==> flow/design.v <==
module seq_mult(d, done, clk, a, b, go, reset);
  parameter n=32, log2n=5;
  output [2*n-1:0] d;
  output reg done;
	input clk;
	input [n-1:0] a, b;
	input go, reset;
	reg c;
	reg [n-1:0] p, q, m;
	reg [log2n:0]count;
	reg [n:0] sum;
	reg [log2n:0] count_n;
	always @(posedge clk, posedge reset)
		if(reset == 1) begin
			done <= 0;
		end
    else if(reset == 0) begin
			if(go) begin
				c <= 0;
        p <= 0;
				q <= a;
				m <= b;
				done <= 0;
				count <= n;
      end
			else if (!done) begin
				if (q[0] == 0) begin
					sum = 0 + p; 
				end
				else begin
					sum = m + p; 
				end
				{c,p,q} <= {sum,q} >> 1;
				count_n = count - 1;
				count <= count_n;
				if (count_n == 0) begin
					done <= 1;
				end
			end
		end
	assign d = {p,q};
endmodule
# From RTL to reports: seq_mult
# What the tools print for seq_mult, step after step.
# Line numbers count from 1 in the design file above.
# Library cell names are shortened.
# The mark n/a stands for no value.
[setup]
top = "seq_mult"
clock_port = "clk"
cell_library = "sky130hd"
corner = "tt_025C_1v80"

# After elaboration
# Yosys after proc, flatten, opt, wreduce and memory -nomap, before mapping. Memory bits, and registers merged into a memory's read port (data or address), are not among the register bits. Print and check cells are not counted. Equal cells are merged and count once.
[word_totals]
ff_bits = 103
in_bits = 67
[classes]
addsub = 2
equal = 1
muxes = 8
logic = 1
reduce_and_logical = 3
[op_table]
columns = ["operator", "count"]
rows = [
  ["32-bit two-way mux", 3],
  ["32-bit by 32-bit adder with 33-bit output", 1],
  ["33-bit two-way mux", 1],
  ["6-bit by 1-bit subtractor with 6-bit output (second input constant)", 1],
  ["6-bit logical NOT", 1],
  ["6-bit two-way mux", 1],
  ["2-bit AND reduction", 2],
  ["1-bit two-way mux", 3],
  ["2-bit by 1-bit inequality test with 1-bit output (second input constant)", 1],
  ["1-bit NOT", 1],
]

# Longest topological paths
# Longest topological path by Yosys (ltp), each cell counted once; first at word level (registers and memories cut), then after technology mapping (sequential cells cut; the memories' decode and read muxes count).
[depth]
word_depth = 5
abc_area = 0
depth_mapped = 9

# Synthesis result
# The flow's flattened synthesis, as Yosys stat reports it; memories are mapped. The netlist is that of the ABC_AREA named above (0 if unset); the other value can give another one.
# The area totals of this step are shown rounded.
[synth_totals]
mapped_cells = 491
area_um2 = 5860
seq_area_um2 = 3090
ff_cells = 103
n_buf = 17
[by_type]
columns = ["cell_type", "count", "area_total_um2"]
rows = [
  ["edfxtp_1", 102, 3.06E+03],
  ["ha_1", 34, 425.408],
  ["mux2_2", 31, 349.085],
  ["a21oi_1", 33, 165.158],
  ["nor2_1", 37, 138.883],
  ["nand2_1", 34, 127.622],
  ["o21ai_0", 25, 125.12],
  ["a21o_1", 16, 120.115],
  ["xnor2_1", 13, 113.859],
  ["mux2i_1", 9, 90.086],
  ["a32o_1", 8, 80.077],
  ["a211oi_1", 8, 60.058],
  ["or3_1", 9, 56.304],
  ["xor2_1", 6, 52.55],
  ["nand4_1", 8, 50.048],
  ["o21a_1", 6, 45.043],
  ["o21bai_1", 6, 45.043],
  ["a21oi_2", 5, 43.792],
]
# Not listed: further types 42, cells in them 101.

# Path before layout
# Path of least setup slack by OpenSTA after synthesis, without wires, with an ideal clock, recovery checks aside; 20% of the period is set as input and as output delay. Where synthesis merged equal registers, the netlist keeps one of their names.
[synth_timing]
path_type = "input port to flip-flop"
startpoint = "in go"
endpoint = "reg count[0]"
period_ns = 3.3
in_delay_ns = 0.660
setup_ns = 0.522
launch_ns = 0.660
arrival_time_ns = 4.501
required_ns = 2.778
setup_slack_ns = -1.723
path_delay_ns = 4.363
stages = 3
path_buffers = 1
period_less_setup_slack_ns = 5.023
# "path_delay_ns" = arrival - input delay + setup time.
# "stages" counts driving pins, that of a launching flip-flop among them; a cell with two outputs on the path counts twice.
# "period_less_setup_slack_ns" is the clock period less the worst setup slack; recovery checks do not enter. This is arithmetic on one report: input and output delays are still those of the set period (20% each).
[synth_via]
path_cell_list = "clkbuf_1 -> inv_1 -> a21oi_1"
elab_chain_len = 0
cone_cells = 0
[synth_lines]
columns = ["element", "line", "text"]
rows = [
  ["start, declared", 7, "input go, reset;"],
  ["end, assigned", 24, "count <= n;"],
  ["end, assigned", 35, "count <= count_n;"],
  ["end, declared", 10, "reg [log2n:0]count;"],
]

# Worst path after layout
# Path of least setup slack in the final report of run A (OpenROAD, finished layout, wires in). Where an end is a register, its clock arrival counts in the times.
[layout_timing]
path_type = "flip-flop to flip-flop"
startpoint = "reg p[0]"
endpoint = "reg p[29]"
period_ns = 2.19
setup_ns = 0.24
launch_ns = 0.36
arrival_time_ns = 2.84
required_ns = 2.31
setup_slack_ns = -0.53
stages = 12
path_buffers = 2
# The rows between start and end are the longest chain of elaborated cells between them; the timing report does not say that the signal goes this way. Where chains are equally long, one stands for them.
# A line is the first line of the expression or statement that the cell stems from. Yosys adds cells for indexed reads and writes and turns some case tables into memories.
[layout_via]
path_cell_list = "edfxtp_1 -> ha_2 -> fa_2 -> a21o_1 -> nand4_1 -> buf_4 -> a211oi_2 -> a311oi_2 -> buf_4 -> nand3b_1 -> a21oi_2 -> mux2_4"
elab_chain_len = 3
cone_cells = 3
cone_classes = "1 x add/sub; 2 x mux"
[layout_lines]
columns = ["element", "line", "text"]
rows = [
  ["start, declared", 9, "reg [n-1:0] p, q, m;"],
  ["start, assigned", 20, "p <= 0;"],
  ["32-bit by 32-bit adder with 33-bit output", 31, "sum = m + p;"],
  ["33-bit two-way mux", 27, "if (q[0] == 0) begin"],
  ["32-bit two-way mux", 26, "else if (!done) begin"],
  ["end, assigned", 20, ""],
  ["end, declared", 9, ""],
]

# Design seq_mult on sky130hd. What follows are 4 stored runs of the flow, each under its own settings; their order means nothing. The constraints put input and output delay at 20% of the set period each and load the outputs with 0.01 pF.
# "achieved_period_ns": clock period set for the run, less the worst setup slack. It is reckoned from that one timing run; input and output delays stay at 20% of the period that was set.
# "worst_path_time_ns": the worst setup path's part of the clock period (all of it between registers, 20% less for each end at a port) less its slack. A launch clock that arrives late makes it longer, a capture clock that arrives late makes it shorter.
# "power_total_w": no workload was simulated; the value follows from the tool's default switching activity.
# Measured values are rounded.

[[run]]
name = "run A"
[run.settings]
CORE_UTILIZATION = 40
PLACE_DENSITY = 0.6
period_ns = 2.19
CAP_MARGIN = 20
CORE_MARGIN = 2
SLEW_MARGIN = 20
[run.results]
tns_setup_ns = -7.28
setup_worst_slack_ns = -0.530
achieved_period_ns = 2.720
worst_path_time_ns = 2.72
critical_path_type = "flip-flop to flip-flop"
synthArea_um2 = 5860
dieArea_um2 = 15600
fin_util_pct = 63.1
power_total_w = 0.00627

[[run]]
name = "run B"
[run.settings]
ABC_AREA = 1
CAP_MARGIN = 20
CORE_UTILIZATION = 39
CTS_CLUSTER_DIAMETER = 178
GPL_ROUTABILITY_DRIVEN = 1
MIN_ROUTING_LAYER = "met1"
PLACE_DENSITY_LB_ADDON = 0.2
SLEW_MARGIN = 10
period_ns = 3.31
CORE_MARGIN = 2
[run.results]
tns_setup_ns = 0.000
setup_worst_slack_ns = 0.876
achieved_period_ns = 2.434
worst_path_time_ns = 2.43
critical_path_type = "flip-flop to flip-flop"
synthArea_um2 = 6550
dieArea_um2 = 17900
fin_util_pct = 51.1
power_total_w = 0.0039

[[run]]
name = "run C"
[run.settings]
ABC_AREA = 0
CELL_PAD_IN_SITES_DETAIL_PLACEMENT = 1
CELL_PAD_IN_SITES_GLOBAL_PLACEMENT = 0
CTS_CLUSTER_DIAMETER = 160
CTS_CLUSTER_SIZE = 80
SETUP_SLACK_MARGIN = -0.01
SLEW_MARGIN = 20
TNS_END_PERCENT = 20
period_ns = 3.3
CAP_MARGIN = 20
CORE_MARGIN = 2
CORE_UTILIZATION = 40
[run.results]
tns_setup_ns = 0.000
setup_worst_slack_ns = 0.338
achieved_period_ns = 2.962
worst_path_time_ns = 2.96
critical_path_type = "flip-flop to flip-flop"
synthArea_um2 = 5860
dieArea_um2 = 15600
fin_util_pct = 53.2
power_total_w = 0.00371

[[run]]
name = "run D"
[run.settings]
ABC_AREA = 0
CELL_PAD_IN_SITES_DETAIL_PLACEMENT = 1
CELL_PAD_IN_SITES_GLOBAL_PLACEMENT = 0
CORE_ASPECT_RATIO = 0.63
CTS_CLUSTER_DIAMETER = 160
CTS_CLUSTER_SIZE = 80
GPL_TIMING_DRIVEN = 0
SETUP_SLACK_MARGIN = -0.01
SLEW_MARGIN = 20
TNS_END_PERCENT = 60
period_ns = 3.3
CAP_MARGIN = 20
CORE_MARGIN = 2
CORE_UTILIZATION = 40
[run.results]
tns_setup_ns = 0.000
setup_worst_slack_ns = 0.257
achieved_period_ns = 3.043
worst_path_time_ns = 3.04
critical_path_type = "flip-flop to flip-flop"
synthArea_um2 = 5860
dieArea_um2 = 15600
fin_util_pct = 54.4
power_total_w = 0.0039
